==> flow/design.v <==
`timescale 1ns / 1ps
module pcs_10g_enc_64b66b (
    input  wire        clk,
    input  wire        rst_n,
    input  wire [63:0] xgmii_txd,    
    input  wire [7:0]  xgmii_txc,    
    output reg  [65:0] tx_block,      
    output reg         tx_block_valid,
    output reg         encode_error   
);
reg [65:0] block_next;
reg        error_next;
wire [7:0] d0 = xgmii_txd[ 7: 0];
wire [7:0] d1 = xgmii_txd[15: 8];
wire [7:0] d2 = xgmii_txd[23:16];
wire [7:0] d3 = xgmii_txd[31:24];
wire [7:0] d4 = xgmii_txd[39:32];
wire [7:0] d5 = xgmii_txd[47:40];
wire [7:0] d6 = xgmii_txd[55:48];
wire [7:0] d7 = xgmii_txd[63:56];
wire c0 = xgmii_txc[0];
wire c1 = xgmii_txc[1];
wire c2 = xgmii_txc[2];
wire c3 = xgmii_txc[3];
wire c4 = xgmii_txc[4];
wire c5 = xgmii_txc[5];
wire c6 = xgmii_txc[6];
wire c7 = xgmii_txc[7];
function [6:0] ctrl_encode;
    input [7:0] xgmii_char;
    begin
        case (xgmii_char)
            8'h07:   ctrl_encode = 7'h00;
            8'hFE:  ctrl_encode = 7'h1E;
            default:       ctrl_encode = 7'h1E;  
        endcase
    end
endfunction
function [3:0] ocode_encode;
    input [7:0] xgmii_char;
    begin
        case (xgmii_char)
            8'h9C: ocode_encode = 4'h0;
            8'h5C: ocode_encode = 4'hF;
            default:       ocode_encode = 4'h0;
        endcase
    end
endfunction
always @(*) begin
    block_next = 66'd0;
    error_next = 1'b0;
    if (xgmii_txc == 8'h00) begin
        block_next = {2'b01, xgmii_txd};
    end else if (c0 && d0 == 8'hFB && xgmii_txc[7:1] == 7'h00) begin
        block_next = {2'b10, 8'h33,
                      d7, d6, d5, d4, d3, d2, d1};
    end else if (c0 && d0 == 8'hFD && xgmii_txc[7:1] == 7'h7F) begin
        block_next = {2'b10, 8'h87,
                      ctrl_encode(d7), ctrl_encode(d6),
                      ctrl_encode(d5), ctrl_encode(d4),
                      ctrl_encode(d3), ctrl_encode(d2),
                      ctrl_encode(d1), 7'b0};
    end else if (!c0 && c1 && d1 == 8'hFD && xgmii_txc[7:2] == 6'h3F) begin
        block_next = {2'b10, 8'h99,
                      ctrl_encode(d7), ctrl_encode(d6),
                      ctrl_encode(d5), ctrl_encode(d4),
                      ctrl_encode(d3), ctrl_encode(d2),
                      d0, 6'b0};
    end else if (xgmii_txc[1:0] == 2'b00 && c2 && d2 == 8'hFD && xgmii_txc[7:3] == 5'h1F) begin
        block_next = {2'b10, 8'hAA,
                      ctrl_encode(d7), ctrl_encode(d6),
                      ctrl_encode(d5), ctrl_encode(d4),
                      ctrl_encode(d3),
                      d1, d0, 5'b0};
    end else if (xgmii_txc[2:0] == 3'b000 && c3 && d3 == 8'hFD && xgmii_txc[7:4] == 4'hF) begin
        block_next = {2'b10, 8'hB4,
                      ctrl_encode(d7), ctrl_encode(d6),
                      ctrl_encode(d5), ctrl_encode(d4),
                      d2, d1, d0, 4'b0};
    end else if (xgmii_txc[3:0] == 4'h0 && c4 && d4 == 8'hFD && xgmii_txc[7:5] == 3'h7) begin
        block_next = {2'b10, 8'hCC,
                      ctrl_encode(d7), ctrl_encode(d6),
                      ctrl_encode(d5),
                      d3, d2, d1, d0, 3'b0};
    end else if (xgmii_txc[4:0] == 5'h00 && c5 && d5 == 8'hFD && xgmii_txc[7:6] == 2'h3) begin
        block_next = {2'b10, 8'hD2,
                      ctrl_encode(d7), ctrl_encode(d6),
                      d4, d3, d2, d1, d0, 2'b0};
    end else if (xgmii_txc[5:0] == 6'h00 && c6 && d6 == 8'hFD && c7) begin
        block_next = {2'b10, 8'hE1,
                      ctrl_encode(d7),
                      d5, d4, d3, d2, d1, d0, 1'b0};
    end else if (xgmii_txc[6:0] == 7'h00 && c7 && d7 == 8'hFD) begin
        block_next = {2'b10, 8'hFF,
                      d6, d5, d4, d3, d2, d1, d0};
    end else if (xgmii_txc == 8'hF0 && c4 && d4 == 8'hFB) begin
        block_next = {2'b10, 8'h78,
                      d7, d6, d5, 4'h0, d3, d2, d1, d0};
    end else if (c0 && (d0 == 8'h9C || d0 == 8'h5C) &&
                 xgmii_txc[3:1] == 3'b000 &&
                 c4 && (d4 == 8'h9C || d4 == 8'h5C) &&
                 xgmii_txc[7:5] == 3'b000) begin
        block_next = {2'b10, 8'h2D,
                      d7, d6, d5, ocode_encode(d4),
                      d3, d2, d1, ocode_encode(d0)};
    end else if (c0 && (d0 == 8'h9C || d0 == 8'h5C) &&
                 xgmii_txc[3:1] == 3'b000 &&
                 c4 && d4 == 8'hFB &&
                 xgmii_txc[7:5] == 3'b000) begin
        block_next = {2'b10, 8'h66,
                      d7, d6, d5, 4'h0, d3, d2, d1, ocode_encode(d0)};
    end else if (xgmii_txc == 8'hFF) begin
        block_next = {2'b10, 8'h1E,
                      ctrl_encode(d7), ctrl_encode(d6),
                      ctrl_encode(d5), ctrl_encode(d4),
                      ctrl_encode(d3), ctrl_encode(d2),
                      ctrl_encode(d1), ctrl_encode(d0)};
    end else begin
        block_next = {2'b10, 8'h1E,
                      7'h1E, 7'h1E, 7'h1E, 7'h1E,
                      7'h1E, 7'h1E, 7'h1E, 7'h1E};
        error_next = 1'b1;
    end
end
always @(posedge clk or negedge rst_n) begin
    if (!rst_n) begin
        tx_block       <= {2'b10, 8'h1E, 56'd0};  
        tx_block_valid <= 1'b0;
        encode_error   <= 1'b0;
    end else begin
        tx_block       <= block_next;
        tx_block_valid <= 1'b1;
        encode_error   <= error_next;
    end
end
endmodule
`timescale 1ns / 1ps
module pcs_10g_scrambler (
    input  wire        clk,
    input  wire        rst_n,
    input  wire [65:0] tx_block_in,
    input  wire        tx_block_valid,
    output reg  [65:0] tx_block_out,
    output reg         tx_block_out_valid
);
reg [57:0] lfsr;
reg [63:0] scrambled_data;
reg [57:0] lfsr_next;
integer i;
always @(*) begin
    lfsr_next = lfsr;
    scrambled_data = 64'd0;
    for (i = 0; i < 64; i = i + 1) begin
        scrambled_data[i] = tx_block_in[i] ^ lfsr_next[38] ^ lfsr_next[57];
        lfsr_next = {lfsr_next[56:0], scrambled_data[i]};
    end
end
always @(posedge clk or negedge rst_n) begin
    if (!rst_n) begin
        lfsr               <= 58'h3FF_FFFF_FFFF_FFFF;  
        tx_block_out       <= 66'd0;
        tx_block_out_valid <= 1'b0;
    end else if (tx_block_valid) begin
        lfsr               <= lfsr_next;
        tx_block_out       <= {tx_block_in[65:64], scrambled_data};
        tx_block_out_valid <= 1'b1;
    end else begin
        tx_block_out_valid <= 1'b0;
    end
end
endmodule
`timescale 1ns / 1ps
module pcs_10g_tx_gearbox (
    input  wire        clk,         
    input  wire        rst_n,
    input  wire [65:0] tx_block,
    input  wire        tx_block_valid,
    output reg  [15:0] tx_data,
    output reg  [1:0]  tx_header,
    output reg         tx_data_valid,
    output wire        tx_ready,     
    input  wire        tx_sequence_done  
);
reg [79:0]  shift_reg;
reg [6:0]   bit_count;      
assign tx_ready = (bit_count <= 7'd16);
reg [1:0] stored_header;
reg       header_valid;
always @(posedge clk or negedge rst_n) begin
    if (!rst_n) begin
        shift_reg    <= 80'd0;
        bit_count    <= 7'd0;
        tx_data      <= 16'd0;
        tx_header    <= 2'b00;
        tx_data_valid <= 1'b0;
        stored_header <= 2'b00;
        header_valid  <= 1'b0;
    end else begin
        tx_data_valid <= 1'b0;
        if (tx_block_valid && tx_ready) begin
            stored_header <= tx_block[65:64];
            header_valid  <= 1'b1;
            shift_reg <= shift_reg | ({16'd0, tx_block[63:0]} << bit_count);
            bit_count <= bit_count + 7'd64;
        end
        if (bit_count >= 7'd16 || (tx_block_valid && tx_ready && (bit_count + 7'd64) >= 7'd16)) begin
            if (bit_count >= 7'd16) begin
                tx_data       <= shift_reg[15:0];
                tx_header     <= header_valid ? stored_header : 2'b01;
                tx_data_valid <= 1'b1;
                header_valid  <= 1'b0;
                shift_reg <= shift_reg >> 16;
                bit_count <= bit_count - 7'd16;
            end
        end
    end
end
endmodule
`timescale 1ns / 1ps
module pcs_10g_rx_gearbox (
    input  wire        clk,
    input  wire        rst_n,
    input  wire [15:0] rx_data,
    input  wire [1:0]  rx_header,
    input  wire        rx_data_valid,
    input  wire        rx_header_valid,
    output reg  [65:0] rx_block,
    output reg         rx_block_valid,
    input  wire        slip            
);
reg [81:0]  shift_reg;        
reg [6:0]   bit_count;
reg [6:0]   slip_offset;      
reg [1:0]   pending_header;
reg         has_header;
always @(posedge clk or negedge rst_n) begin
    if (!rst_n) begin
        shift_reg     <= 82'd0;
        bit_count     <= 7'd0;
        rx_block      <= 66'd0;
        rx_block_valid <= 1'b0;
        slip_offset   <= 7'd0;
        pending_header <= 2'b00;
        has_header    <= 1'b0;
    end else begin
        rx_block_valid <= 1'b0;
        if (slip) begin
            if (bit_count > 0) begin
                shift_reg <= shift_reg >> 1;
                bit_count <= bit_count - 7'd1;
            end
            if (slip_offset == 7'd65)
                slip_offset <= 7'd0;
            else
                slip_offset <= slip_offset + 7'd1;
        end
        if (rx_data_valid) begin
            shift_reg <= shift_reg | ({66'd0, rx_data} << bit_count);
            bit_count <= bit_count + 7'd16;
            if (rx_header_valid) begin
                pending_header <= rx_header;
                has_header     <= 1'b1;
            end
        end
        if (bit_count >= 7'd66) begin
            if (has_header) begin
                rx_block <= {pending_header, shift_reg[63:0]};
                shift_reg <= shift_reg >> 64;
                bit_count <= bit_count - 7'd64;
                has_header <= 1'b0;
            end else begin
                rx_block <= shift_reg[65:0];
                shift_reg <= shift_reg >> 66;
                bit_count <= bit_count - 7'd66;
            end
            rx_block_valid <= 1'b1;
        end
    end
end
endmodule
`timescale 1ns / 1ps
module pcs_10g_block_sync (
    input  wire        clk,
    input  wire        rst_n,
    input  wire [1:0]  rx_sync_header,
    input  wire        rx_valid,
    output reg         block_lock,     
    output reg         slip,           
    output reg         hi_ber,         
    output reg  [15:0] sh_valid_cnt,   
    output reg  [15:0] sh_invalid_cnt  
);
localparam [1:0] ST_LOCK_INIT = 2'd0;
localparam [1:0] ST_RESET_CNT = 2'd1;
localparam [1:0] ST_TEST_SH   = 2'd2;
localparam [1:0] ST_LOCKED    = 2'd3;
reg [1:0] state;
wire sh_valid = (rx_sync_header == 2'b01) || (rx_sync_header == 2'b10);
wire sh_invalid = !sh_valid;
reg [12:0] ber_test_cnt;      
reg [5:0]  ber_bad_cnt;       
always @(posedge clk or negedge rst_n) begin
    if (!rst_n) begin
        state          <= ST_LOCK_INIT;
        block_lock     <= 1'b0;
        slip           <= 1'b0;
        hi_ber         <= 1'b1;
        sh_valid_cnt   <= 16'd0;
        sh_invalid_cnt <= 16'd0;
        ber_test_cnt   <= 13'd0;
        ber_bad_cnt    <= 6'd0;
    end else begin
        slip <= 1'b0;  
        if (rx_valid) begin
            case (state)
                ST_LOCK_INIT: begin
                    block_lock <= 1'b0;
                    hi_ber     <= 1'b1;
                    if (sh_valid) begin
                        state        <= ST_RESET_CNT;
                        sh_valid_cnt <= 16'd1;
                    end else begin
                        slip <= 1'b1;
                    end
                end
                ST_RESET_CNT: begin
                    sh_valid_cnt   <= 16'd1;
                    sh_invalid_cnt <= 16'd0;
                    state          <= ST_TEST_SH;
                end
                ST_TEST_SH: begin
                    if (sh_valid) begin
                        sh_valid_cnt <= sh_valid_cnt + 16'd1;
                        if (sh_valid_cnt >= 64 - 1) begin
                            state      <= ST_LOCKED;
                            block_lock <= 1'b1;
                            hi_ber     <= 1'b0;
                            ber_test_cnt <= 13'd0;
                            ber_bad_cnt  <= 6'd0;
                        end
                    end else begin
                        slip  <= 1'b1;
                        state <= ST_LOCK_INIT;
                        sh_valid_cnt <= 16'd0;
                    end
                end
                ST_LOCKED: begin
                    ber_test_cnt <= ber_test_cnt + 13'd1;
                    if (sh_invalid) begin
                        sh_invalid_cnt <= sh_invalid_cnt + 16'd1;
                        ber_bad_cnt    <= ber_bad_cnt + 6'd1;
                    end
                    if (ber_test_cnt >= 13'd8191) begin
                        if (ber_bad_cnt >= 6'd16) begin
                            hi_ber     <= 1'b1;
                            block_lock <= 1'b0;
                            state      <= ST_LOCK_INIT;
                            sh_valid_cnt   <= 16'd0;
                            sh_invalid_cnt <= 16'd0;
                        end else begin
                            hi_ber <= 1'b0;
                        end
                        ber_test_cnt <= 13'd0;
                        ber_bad_cnt  <= 6'd0;
                    end
                end
                default: state <= ST_LOCK_INIT;
            endcase
        end
    end
end
endmodule
`timescale 1ns / 1ps
module pcs_10g_descrambler (
    input  wire        clk,
    input  wire        rst_n,
    input  wire [65:0] rx_block_in,
    input  wire        rx_block_valid,
    output reg  [65:0] rx_block_out,
    output reg         rx_block_out_valid
);
reg [57:0] lfsr;
reg [63:0] descrambled_data;
reg [57:0] lfsr_next;
integer i;
always @(*) begin
    lfsr_next = lfsr;
    descrambled_data = 64'd0;
    for (i = 0; i < 64; i = i + 1) begin
        descrambled_data[i] = rx_block_in[i] ^ lfsr_next[38] ^ lfsr_next[57];
        lfsr_next = {lfsr_next[56:0], rx_block_in[i]};  
    end
end
always @(posedge clk or negedge rst_n) begin
    if (!rst_n) begin
        lfsr               <= 58'h3FF_FFFF_FFFF_FFFF;
        rx_block_out       <= 66'd0;
        rx_block_out_valid <= 1'b0;
    end else if (rx_block_valid) begin
        lfsr               <= lfsr_next;
        rx_block_out       <= {rx_block_in[65:64], descrambled_data};
        rx_block_out_valid <= 1'b1;
    end else begin
        rx_block_out_valid <= 1'b0;
    end
end
endmodule
`timescale 1ns / 1ps
module pcs_10g_dec_64b66b (
    input  wire        clk,
    input  wire        rst_n,
    input  wire [65:0] rx_block,
    input  wire        rx_block_valid,
    output reg  [63:0] xgmii_rxd,
    output reg  [7:0]  xgmii_rxc,
    output reg         decode_error,    
    output reg         rx_data_valid
);
wire [1:0]  sync_header   = rx_block[65:64];
wire [7:0]  block_type    = rx_block[63:56];
wire [55:0] block_payload = rx_block[55:0];
wire [63:0] data_payload  = rx_block[63:0];
function [7:0] ctrl_decode;
    input [6:0] code;
    begin
        case (code)
            7'h00:    ctrl_decode = 8'h07;
            7'h1E:   ctrl_decode = 8'hFE;
            7'h06:     ctrl_decode = 8'h07;
            default:       ctrl_decode = 8'hFE;
        endcase
    end
endfunction
function [7:0] ocode_decode;
    input [3:0] code;
    begin
        case (code)
            4'h0: ocode_decode = 8'h9C;
            4'hF: ocode_decode = 8'h5C;
            default:    ocode_decode = 8'h9C;
        endcase
    end
endfunction
reg [63:0] rxd_next;
reg [7:0]  rxc_next;
reg        err_next;
always @(*) begin
    rxd_next = {8{8'hFE}};
    rxc_next = 8'hFF;
    err_next = 1'b0;
    if (!rx_block_valid) begin
        rxd_next = {8{8'h07}};
        rxc_next = 8'hFF;
    end else if (sync_header == 2'b01) begin
        rxd_next = data_payload;
        rxc_next = 8'h00;
    end else if (sync_header == 2'b10) begin
        case (block_type)
            8'h1E: begin
                rxd_next = {ctrl_decode(block_payload[55:49]),   
                            ctrl_decode(block_payload[48:42]),   
                            ctrl_decode(block_payload[41:35]),   
                            ctrl_decode(block_payload[34:28]),   
                            ctrl_decode(block_payload[27:21]),   
                            ctrl_decode(block_payload[20:14]),   
                            ctrl_decode(block_payload[13: 7]),   
                            ctrl_decode(block_payload[ 6: 0])};  
                rxc_next = 8'hFF;
            end
            8'h33: begin
                rxd_next = {block_payload[55:48],   
                            block_payload[47:40],   
                            block_payload[39:32],   
                            block_payload[31:24],   
                            block_payload[23:16],   
                            block_payload[15: 8],   
                            block_payload[ 7: 0],   
                            8'hFB};          
                rxc_next = 8'h01;
            end
            8'h2D: begin
                rxd_next = {block_payload[55:48],                
                            block_payload[47:40],                
                            block_payload[39:32],                
                            ocode_decode(block_payload[31:28]),  
                            block_payload[27:20],                
                            block_payload[19:12],                
                            block_payload[11: 4],                
                            ocode_decode(block_payload[ 3: 0])}; 
                rxc_next = 8'h11;
            end
            8'h66: begin
                rxd_next = {block_payload[55:48],                
                            block_payload[47:40],                
                            block_payload[39:32],                
                            8'hFB,                        
                            block_payload[27:20],                
                            block_payload[19:12],                
                            block_payload[11: 4],                
                            ocode_decode(block_payload[ 3: 0])}; 
                rxc_next = 8'h11;
            end
            8'h78: begin
                rxd_next = {block_payload[55:48],   
                            block_payload[47:40],   
                            block_payload[39:32],   
                            8'hFB,           
                            block_payload[27:20],   
                            block_payload[19:12],   
                            block_payload[11: 4],   
                            block_payload[ 3: 0], 4'b0};  
                rxc_next = 8'h10;
            end
            8'h87: begin
                rxd_next = {ctrl_decode(block_payload[55:49]),   
                            ctrl_decode(block_payload[48:42]),   
                            ctrl_decode(block_payload[41:35]),   
                            ctrl_decode(block_payload[34:28]),   
                            ctrl_decode(block_payload[27:21]),   
                            ctrl_decode(block_payload[20:14]),   
                            ctrl_decode(block_payload[13: 7]),   
                            8'hFD};                        
                rxc_next = 8'hFF;
            end
            8'h99: begin
                rxd_next = {ctrl_decode(block_payload[55:49]),   
                            ctrl_decode(block_payload[48:42]),   
                            ctrl_decode(block_payload[41:35]),   
                            ctrl_decode(block_payload[34:28]),   
                            ctrl_decode(block_payload[27:21]),   
                            ctrl_decode(block_payload[20:14]),   
                            8'hFD,                         
                            block_payload[13:6]};                 
                rxc_next = 8'hFE;
            end
            8'hAA: begin
                rxd_next = {ctrl_decode(block_payload[55:49]),   
                            ctrl_decode(block_payload[48:42]),   
                            ctrl_decode(block_payload[41:35]),   
                            ctrl_decode(block_payload[34:28]),   
                            ctrl_decode(block_payload[27:21]),   
                            8'hFD,                         
                            block_payload[20:13],                 
                            block_payload[12: 5]};                
                rxc_next = 8'hFC;
            end
            8'hB4: begin
                rxd_next = {ctrl_decode(block_payload[55:49]),   
                            ctrl_decode(block_payload[48:42]),   
                            ctrl_decode(block_payload[41:35]),   
                            ctrl_decode(block_payload[34:28]),   
                            8'hFD,                         
                            block_payload[27:20],                 
                            block_payload[19:12],                 
                            block_payload[11: 4]};                
                rxc_next = 8'hF8;
            end
            8'hCC: begin
                rxd_next = {ctrl_decode(block_payload[55:49]),   
                            ctrl_decode(block_payload[48:42]),   
                            ctrl_decode(block_payload[41:35]),   
                            8'hFD,                         
                            block_payload[34:27],                 
                            block_payload[26:19],                 
                            block_payload[18:11],                 
                            block_payload[10: 3]};                
                rxc_next = 8'hF0;
            end
            8'hD2: begin
                rxd_next = {ctrl_decode(block_payload[55:49]),   
                            ctrl_decode(block_payload[48:42]),   
                            8'hFD,                         
                            block_payload[41:34],                 
                            block_payload[33:26],                 
                            block_payload[25:18],                 
                            block_payload[17:10],                 
                            block_payload[ 9: 2]};                
                rxc_next = 8'hE0;
            end
            8'hE1: begin
                rxd_next = {ctrl_decode(block_payload[55:49]),   
                            8'hFD,                         
                            block_payload[48:41],                 
                            block_payload[40:33],                 
                            block_payload[32:25],                 
                            block_payload[24:17],                 
                            block_payload[16: 9],                 
                            block_payload[ 8: 1]};                
                rxc_next = 8'hC0;
            end
            8'hFF: begin
                rxd_next = {8'hFD,                         
                            block_payload[55:48],                 
                            block_payload[47:40],                 
                            block_payload[39:32],                 
                            block_payload[31:24],                 
                            block_payload[23:16],                 
                            block_payload[15: 8],                 
                            block_payload[ 7: 0]};                
                rxc_next = 8'h80;
            end
            default: begin
                rxd_next = {8{8'hFE}};
                rxc_next = 8'hFF;
                err_next = 1'b1;
            end
        endcase
    end else begin
        rxd_next = {8{8'hFE}};
        rxc_next = 8'hFF;
        err_next = 1'b1;
    end
end
always @(posedge clk or negedge rst_n) begin
    if (!rst_n) begin
        xgmii_rxd    <= {8{8'h07}};
        xgmii_rxc    <= 8'hFF;
        decode_error  <= 1'b0;
        rx_data_valid <= 1'b0;
    end else begin
        xgmii_rxd    <= rxd_next;
        xgmii_rxc    <= rxc_next;
        decode_error  <= err_next;
        rx_data_valid <= rx_block_valid;
    end
end
endmodule
`timescale 1ns / 1ps
module pcs_10g_ber_monitor (
    input  wire        clk,
    input  wire        rst_n,
    input  wire        block_lock,
    input  wire        hi_ber,
    input  wire [15:0] sh_invalid_cnt,
    input  wire        rx_decode_error,
    output reg         pcs_status,        
    output reg         pcs_status_ll,     
    input  wire        status_read,       
    output reg  [15:0] ber_count,         
    output reg  [7:0]  errored_block_count,  
    output reg         rx_link_up         
);
wire pcs_status_raw = block_lock & ~hi_ber;
localparam LINK_TIMER_MAX = 23'd6440000;
reg [22:0] link_timer;
always @(posedge clk or negedge rst_n) begin
    if (!rst_n) begin
        pcs_status        <= 1'b0;
        pcs_status_ll     <= 1'b0;
        ber_count         <= 16'd0;
        errored_block_count <= 8'd0;
        rx_link_up        <= 1'b0;
        link_timer        <= 23'd0;
    end else begin
        pcs_status <= pcs_status_raw;
        if (!pcs_status_raw) begin
            pcs_status_ll <= 1'b0;
        end else if (status_read) begin
            pcs_status_ll <= pcs_status_raw;
        end else if (!pcs_status_ll && pcs_status_raw) begin
            pcs_status_ll <= 1'b1;
        end
        if (!block_lock) begin
            ber_count <= 16'd0;
        end else if (hi_ber) begin
            if (ber_count != 16'hFFFF)  
                ber_count <= ber_count + 16'd1;
        end
        if (!block_lock) begin
            errored_block_count <= 8'd0;
        end else if (rx_decode_error) begin
            if (errored_block_count != 8'hFF)
                errored_block_count <= errored_block_count + 8'd1;
        end
        if (pcs_status_raw) begin
            if (link_timer >= LINK_TIMER_MAX) begin
                rx_link_up <= 1'b1;
            end else begin
                link_timer <= link_timer + 23'd1;
            end
        end else begin
            rx_link_up <= 1'b0;
            link_timer <= 23'd0;
        end
    end
end
endmodule
`timescale 1ns / 1ps
module pcs_10g_top #(
    parameter INIT_IDLE_DISPATCH = 1   
) (
    input  wire        clk,            
    input  wire        rst_n,          
    input  wire [63:0] xgmii_txd,      
    input  wire [7:0]  xgmii_txc,      
    output wire [63:0] xgmii_rxd,      
    output wire [7:0]  xgmii_rxc,      
    output wire [15:0] gth_txdata,     
    output wire [1:0]  gth_txheader,   
    output wire        gth_txdata_valid,
    input  wire [15:0] gth_rxdata,     
    input  wire [1:0]  gth_rxheader,   
    input  wire        gth_rxdata_valid,
    input  wire        gth_rxheader_valid,
    output wire        gth_txsequence_done,  
    input  wire        gth_rxgearboxslip,    
    output wire        block_lock,     
    output wire        hi_ber,         
    output wire        pcs_status,     
    output wire        rx_link_up,     
    output wire        tx_encode_err,  
    output wire        rx_decode_err,  
    output wire [15:0] ber_count,      
    output wire [7:0]  errored_blocks, 
    input  wire        status_read,    
    output wire        pcs_status_ll   
);
wire [65:0] enc_block;
wire        enc_valid;
wire        enc_error;
pcs_10g_enc_64b66b u_encoder (
    .clk            (clk),
    .rst_n          (rst_n),
    .xgmii_txd      (xgmii_txd),
    .xgmii_txc      (xgmii_txc),
    .tx_block        (enc_block),
    .tx_block_valid  (enc_valid),
    .encode_error    (enc_error)
);
assign tx_encode_err = enc_error;
wire [65:0] scr_block;
wire        scr_valid;
pcs_10g_scrambler u_scrambler (
    .clk              (clk),
    .rst_n            (rst_n),
    .tx_block_in       (enc_block),
    .tx_block_valid    (enc_valid),
    .tx_block_out      (scr_block),
    .tx_block_out_valid(scr_valid)
);
pcs_10g_tx_gearbox u_tx_gearbox (
    .clk              (clk),
    .rst_n            (rst_n),
    .tx_block          (scr_block),
    .tx_block_valid    (scr_valid),
    .tx_data           (gth_txdata),
    .tx_header         (gth_txheader),
    .tx_data_valid     (gth_txdata_valid),
    .tx_ready          (),
    .tx_sequence_done  (1'b1)
);
assign gth_txsequence_done = 1'b1;
wire [65:0] rgbox_block;
wire        rgbox_valid;
wire        slip_cmd;
pcs_10g_rx_gearbox u_rx_gearbox (
    .clk              (clk),
    .rst_n            (rst_n),
    .rx_data           (gth_rxdata),
    .rx_header         (gth_rxheader),
    .rx_data_valid     (gth_rxdata_valid),
    .rx_header_valid   (gth_rxheader_valid),
    .rx_block          (rgbox_block),
    .rx_block_valid    (rgbox_valid),
    .slip              (slip_cmd)
);
wire        blk_lock;
wire        blk_hi_ber;
wire [15:0] blk_sh_valid;
wire [15:0] blk_sh_invalid;
pcs_10g_block_sync u_block_sync (
    .clk              (clk),
    .rst_n            (rst_n),
    .rx_sync_header    (rgbox_block[65:64]),
    .rx_valid          (rgbox_valid),
    .block_lock        (blk_lock),
    .slip              (slip_cmd),
    .hi_ber            (blk_hi_ber),
    .sh_valid_cnt      (blk_sh_valid),
    .sh_invalid_cnt    (blk_sh_invalid)
);
assign block_lock = blk_lock;
assign hi_ber     = blk_hi_ber;
wire [65:0] dscr_block;
wire        dscr_valid;
pcs_10g_descrambler u_descrambler (
    .clk                (clk),
    .rst_n              (rst_n),
    .rx_block_in         (rgbox_block),
    .rx_block_valid      (rgbox_valid & blk_lock),
    .rx_block_out        (dscr_block),
    .rx_block_out_valid  (dscr_valid)
);
wire [63:0] dec_rxd;
wire [7:0]  dec_rxc;
wire        dec_error;
wire        dec_valid;
pcs_10g_dec_64b66b u_decoder (
    .clk              (clk),
    .rst_n            (rst_n),
    .rx_block          (dscr_block),
    .rx_block_valid    (dscr_valid),
    .xgmii_rxd         (dec_rxd),
    .xgmii_rxc         (dec_rxc),
    .decode_error      (dec_error),
    .rx_data_valid     (dec_valid)
);
assign xgmii_rxd   = dec_rxd;
assign xgmii_rxc   = dec_rxc;
assign rx_decode_err = dec_error;
pcs_10g_ber_monitor u_ber_monitor (
    .clk                 (clk),
    .rst_n               (rst_n),
    .block_lock          (blk_lock),
    .hi_ber              (blk_hi_ber),
    .sh_invalid_cnt      (blk_sh_invalid),
    .rx_decode_error     (dec_error),
    .pcs_status          (pcs_status),
    .pcs_status_ll       (pcs_status_ll),
    .status_read         (status_read),
    .ber_count           (ber_count),
    .errored_block_count (errored_blocks),
    .rx_link_up          (rx_link_up)
);
endmodule
# Reports on pcs_10g_top

Tool output for the design above, in the order of the flow.
Lines are those of the file above, counted from 1.
Library cell names are shortened.
Not given: -

Top module: pcs_10g_top
Clock input: clk
Cell library: sky130hd
Corner: tt_025C_1v80

# Elaborated design

Yosys after proc, flatten, opt, wreduce and memory -nomap, before mapping. Memory bits, and registers merged into a memory's read port (data or address), are not among the register bits. Print and check cells are not counted. Equal cells are merged and count once.

Flip-flop bits (word level): 749
Cells after elaboration: 622
Bits of input ports: 96
Output and inout port bits: 123

Reductions and logical operators: 88
Magnitude comparators: 9
Muxes and demuxes: 136
Equality and inequality tests: 76
Bitwise logic cells: 261
$add $sub $neg: 12
Shifts and indexed selects: 2

Operators by type and width:

| operator                                                         | count |
| 66-bit two-way mux                                               | 14 |
| 64-bit parallel mux with 13-bit select                           | 1 |
| 82-bit two-way mux                                               | 4 |
| 1-bit bitwise XOR                                                | 256 |
| 80-bit two-way mux                                               | 3 |
| 64-bit two-way mux                                               | 3 |
| 8-bit == test (second input constant)                            | 22 |
| 8-bit two-way mux                                                | 16 |
| 16-bit two-way mux                                               | 7 |
| 16-bit by 7-bit left shift with 82-bit output                    | 1 |
| 82-bit bitwise OR                                                | 1 |
| 64-bit by 7-bit left shift with 80-bit output                    | 1 |
| 80-bit bitwise OR                                                | 1 |
| 8-bit parallel mux with 10-bit select                            | 1 |
| 7-bit logical NOT                                                | 10 |
| 8-bit by 3-bit == test with 1-bit output (second input constant) | 8 |
| 16-bit parallel mux with 4-bit select                            | 1 |
| 7-bit by 3-bit == test with 1-bit output (second input constant) | 8 |
| 7-bit two-way mux                                                | 8 |
| 54-bit two-way mux                                               | 1 |
| 23-bit two-way mux                                               | 2 |
| 1-bit two-way mux                                                | 46 |
| 5-bit two-way mux                                                | 8 |
| 13-bit two-way mux                                               | 3 |
| 1-bit logical AND                                                | 36 |
| 16-bit by 1-bit adder with 16-bit output (second input constant) | 2 |
| 8-bit by 7-bit == test with 1-bit output (second input constant) | 4 |
| 13-bit parallel mux with 2-bit select                            | 1 |

Other operator kinds: 57; their cells: 115.

# Depth

Yosys ltp: most cells in a row. Word level: on the elaborated netlist, between registers, memories and ports. Mapped: between sequential cells and ports; inverters and the memories' decode and read muxes count.

Depth after elaboration: 20
ABC_AREA: 0
Depth in mapped cells: 16
Gate-level depth less buffers: 11

# After synthesis

Source: synth_stat.txt of the flow (Yosys; design flattened, memories mapped). It holds for the ABC_AREA given above (unset counts as 0); a run with the other value may have another netlist.

Sequential area: 18886.9 um^2
Flip-flops: 747
Mapped area: 40047.2 um^2
Buffers: 358
Cell count: 4327

Cell types:

| cell     | count | area in all (um^2) |
| dfrtp_1  | 592   | 1.48E+04 |
| dfstp_2  | 155   | 4.07E+03 |
| nand2_1  | 690   | 2.59E+03 |
| o21ai_0  | 410   | 2.05E+03 |
| xnor2_1  | 208   | 1.82E+03 |
| clkbuf_1 | 306   | 1.15E+03 |
| a21oi_1  | 214   | 1.07E+03 |
| mux2_2   | 83    | 934.646 |
| xor2_1   | 103   | 902.115 |
| nor2_1   | 218   | 818.285 |
| mux2i_1  | 70    | 700.672 |
| a22oi_1  | 81    | 608.083 |
| a222oi_1 | 59    | 590.566 |
| inv_1    | 145   | 544.272 |
| nand3_1  | 84    | 420.403 |
| o211ai_1 | 51    | 382.867 |
| a31oi_1  | 54    | 337.824 |
| a221oi_1 | 38    | 332.819 |

Not listed: further types 72, cells in them 766.
The figures by module come from a second, unflattened synthesis with its own total; it is not the netlist above.

Cell total of the unflattened synthesis: 4356
Area total of the unflattened synthesis: 44270.0 um^2

Rows give one instance, submodules left out.

By module:

| module              | area (um^2) | instances | cells | seq. area (um^2) |
| pcs_10g_rx_gearbox  | 9004.9      | 1         | 937   | 3978.8 |
| pcs_10g_descrambler | 6463.7      | 1         | 327   | 3200.6 |
| pcs_10g_scrambler   | 6312.3      | 1         | 510   | 3200.6 |
| pcs_10g_enc_64b66b  | 6018.3      | 1         | 768   | 1707.9 |
| pcs_10g_dec_64b66b  | 5684.2      | 1         | 684   | 1891.8 |
| pcs_10g_tx_gearbox  | 4863.4      | 1         | 506   | 2627.5 |
| pcs_10g_block_sync  | 3283.1      | 1         | 349   | 1453.9 |
| pcs_10g_ber_monitor | 2622.5      | 1         | 272   | 1251.2 |
| pcs_10g_top         | 17.5        | 1         | 3     | 0.0 |

# Timing after synthesis

Source: OpenSTA report_checks on the synthesized netlist (no wires, ideal clock, input and output delay 20% of the period each), path of least setup slack; recovery checks are left aside. Register names are those of the netlist, which keeps one name where synthesis merged equal registers.

Kind: register to register
Start point: register u_rx_gearbox.bit_count[2]
End point: register u_rx_gearbox.shift_reg[27]
Arrival: 3280 ps
Path delay: 3403 ps
Clock period: 5000 ps
Setup time: 123 ps
Launch time at the first pin: 0 ps
Slack: 1598 ps
Driving pins on the path: 15
Period reached after synthesis: 3402 ps

"path delay" = arrival - input delay + setup time.
"driving pins on the path" counts driving pins, that of a launching flip-flop among them; a cell with two outputs on the path counts twice.
"period reached after synthesis" is the clock period less the worst setup slack; recovery checks do not enter. This is arithmetic on one report: input and output delays are still those of the set period (20% each).
Between the ends stands the longest chain of elaborated cells between them, by number of cells; it is not shown to be the way that was timed. Of several equally long chains one is given.
A line is the first line of the expression or statement that the cell stems from. Yosys adds cells for indexed reads and writes and turns some case tables into memories.
At most two assigning lines are given for a register; there are more.

Cells stage by stage: dfrtp_1 buf_1 inv_2 buf_1 ha_1 or3b_2 nor3_1 nand2b_1 inv_2 nor2_1 nand2_1 nand2_1 clkbuf_1 nor2_1 o221a_2
Cells in the longest elaborated chain: 5
Elaborated cells on any way between the ends: 11
Source lines of those cells: 5

RTL lines, path after synthesis:

| what                                          | line | RTL |
| start: declaration                            | 232  | `reg [6:0]   bit_count;` |
| start: assignment                             | 250  | `bit_count <= bit_count - 7'd1;` |
| start: assignment                             | 259  | `bit_count <= bit_count + 7'd16;` |
| 7-bit by 1-bit > comparator with 1-bit output | 248  | `if (bit_count > 0) begin` |
| 82-bit two-way mux                            | 248  |  |
| 82-bit two-way mux                            | 247  | `if (slip) begin` |
| 82-bit two-way mux                            | 257  | `if (rx_data_valid) begin` |
| 82-bit two-way mux                            | 265  | `if (bit_count >= 7'd66) begin` |
| end: assignment                               | 258  | `shift_reg <= shift_reg \| ({66'd0, rx_data} << bit_count);` |
| end: assignment                               | 268  | `shift_reg <= shift_reg >> 64;` |
| end: declaration                              | 231  | `reg [81:0]  shift_reg;` |

# Path in the finished layout

From the final timing report of run 3: the path of least setup slack in the routed layout; clock arrival at registers is part of the times.
The report prints the path's times to 10 ps; the period is as set.

Kind: input to register
Start point: input port xgmii_txc[1]
End point: register u_encoder.tx_block[28]
Clock period: 2990 ps
Arrival: 3400 ps
Slack: 150 ps
Setup time: 80 ps
Input delay: 600 ps
Driving pins on the path: 9
Launch time at the first pin: 600 ps

Between the ends stands the longest chain of elaborated cells between them, by number of cells; it is not shown to be the way that was timed. Of several equally long chains one is given.

Cells stage by stage: clkdlybuf4s50_1 or4_1 buf_4 nor4_2 nand2b_4 buf_4 a211oi_1 or3_1 a31oi_1
Cells in the longest elaborated chain: 18
Elaborated cells on any way between the ends: 56

RTL lines, path after layout:

| what                           | line | RTL |
| start: declaration             | 695  | `input  wire [7:0]  xgmii_txc,` |
| 3-bit logical NOT              | 107  | `xgmii_txc[3:1] == 3'b000 &&` |
| 1-bit logical AND (4 in a row) | 106  | `end else if (c0 && (d0 == 8'h9C \|\| d0 == 8'h5C) &&` |
| 66-bit two-way mux             | 106  |  |
| 66-bit two-way mux             | 99   | `end else if (c0 && (d0 == 8'h9C \|\| d0 == 8'h5C) &&` |
| 66-bit two-way mux             | 96   | `end else if (xgmii_txc == 8'hF0 && c4 && d4 == 8'hFB) begin` |
| 66-bit two-way mux             | 93   | `end else if (xgmii_txc[6:0] == 7'h00 && c7 && d7 == 8'hFD) begin` |
| 66-bit two-way mux             | 89   | `end else if (xgmii_txc[5:0] == 6'h00 && c6 && d6 == 8'hFD && c7) begin` |
| 66-bit two-way mux             | 85   | `end else if (xgmii_txc[4:0] == 5'h00 && c5 && d5 == 8'hFD && xgmii_txc[7:6] == 2'h3) begin` |
| 66-bit two-way mux             | 80   | `end else if (xgmii_txc[3:0] == 4'h0 && c4 && d4 == 8'hFD && xgmii_txc[7:5] == 3'h7) begin` |
| 66-bit two-way mux             | 75   | `end else if (xgmii_txc[2:0] == 3'b000 && c3 && d3 == 8'hFD && xgmii_txc[7:4] == 4'hF) begin` |
| 66-bit two-way mux             | 69   | `end else if (xgmii_txc[1:0] == 2'b00 && c2 && d2 == 8'hFD && xgmii_txc[7:3] == 5'h1F) begin` |
| 66-bit two-way mux             | 63   | `end else if (!c0 && c1 && d1 == 8'hFD && xgmii_txc[7:2] == 6'h3F) begin` |
| 66-bit two-way mux             | 57   | `end else if (c0 && d0 == 8'hFD && xgmii_txc[7:1] == 7'h7F) begin` |
| 66-bit two-way mux             | 54   | `end else if (c0 && d0 == 8'hFB && xgmii_txc[7:1] == 7'h00) begin` |
| 66-bit two-way mux             | 52   | `if (xgmii_txc == 8'h00) begin` |
| end: assignment                | 127  | `tx_block       <= {2'b10, 8'h1E, 56'd0};` |
| end: assignment                | 131  | `tx_block       <= block_next;` |
| end: declaration               | 7    | `output reg  [65:0] tx_block,` |

Subject: pcs_10g_top on sky130hd, stored results

Hello all,

Design pcs_10g_top on sky130hd. What follows are 3 stored runs of the flow, each under its own settings; their order means nothing. The constraints put input and output delay at 20% of the set period each and load the outputs with 0.01 pF.
"clock period reached": clock period set for the run, less the worst setup slack. It is reckoned from that one timing run; input and output delays stay at 20% of the period that was set.
"allowed time less slack (worst setup path)" means the part of the period allowed to the worst setup path (the constraints hold back 20% at inputs and 20% at outputs) less its slack; where the path has registers, the arrival times of their clocks count too.
"overall power" rests on the timing tool's default activity at the inputs, not on a simulated workload.
"allowed time less slack (worst setup path)" is known to 10 ps.
Among the settings, . means not set for that run.
Among the results, . means that no value is shown for the run.

| item                                            | run 1 | run 2 | run 3             |
| ABC_AREA                                        | 1     | .     | .                 |
| CELL_PAD_IN_SITES_GLOBAL_PLACEMENT              | 1     | 1     | .                 |
| CORE_ASPECT_RATIO                               | 0.66  | .     | .                 |
| CORE_MARGIN                                     | 2     | 2     | 2                 |
| CORE_UTILIZATION                                | 58    | 70    | 42                |
| CTS_CLUSTER_DIAMETER                            | 146   | .     | .                 |
| MIN_ROUTING_LAYER                               | met2  | .     | .                 |
| PLACE_DENSITY_LB_ADDON                          | 0.01  | 0.11  | 0.11              |
| SETUP_SLACK_MARGIN                              | 0.46  | 0.12  | .                 |
| period_ns                                       | 2.41  | 2.99  | 2.99              |
| CAP_MARGIN                                      | 20    | 20    | 20                |
| SLEW_MARGIN                                     | 20    | 0     | 20                |
| CTS_CLUSTER_SIZE                                | .     | 43    | 70                |
| GPL_TIMING_DRIVEN                               | .     | 1     | 1                 |
| HOLD_SLACK_MARGIN                               | .     | 0.27  | .                 |
| MAX_ROUTING_LAYER                               | .     | met5  | met5              |
| TNS_END_PERCENT                                 | .     | 5     | 80                |
| overall power (mW)                              | .     | .     | 37.203            |
| utilization (%)                                 | .     | .     | 51.3              |
| synthesized cell area (um^2)                    | .     | .     | 40047.2           |
| setup slack of the critical path (ps)           | .     | .     | 153               |
| area of the die (um^2)                          | .     | .     | 97837.6           |
| clock period reached (ps)                       | .     | .     | 2837              |
| setup TNS (ps)                                  | .     | .     | 0                 |
| allowed time less slack (worst setup path) (ps) | .     | .     | 2240              |
| worst path kind                                 | .     | .     | input to register |
| standard-cell area after layout (um^2)          | .     | .     | 48641.7           |

Run 1: not finished: routing ended with error GRT-0116
Run 2: not finished: placement ended with error FLW-0024

Thanks
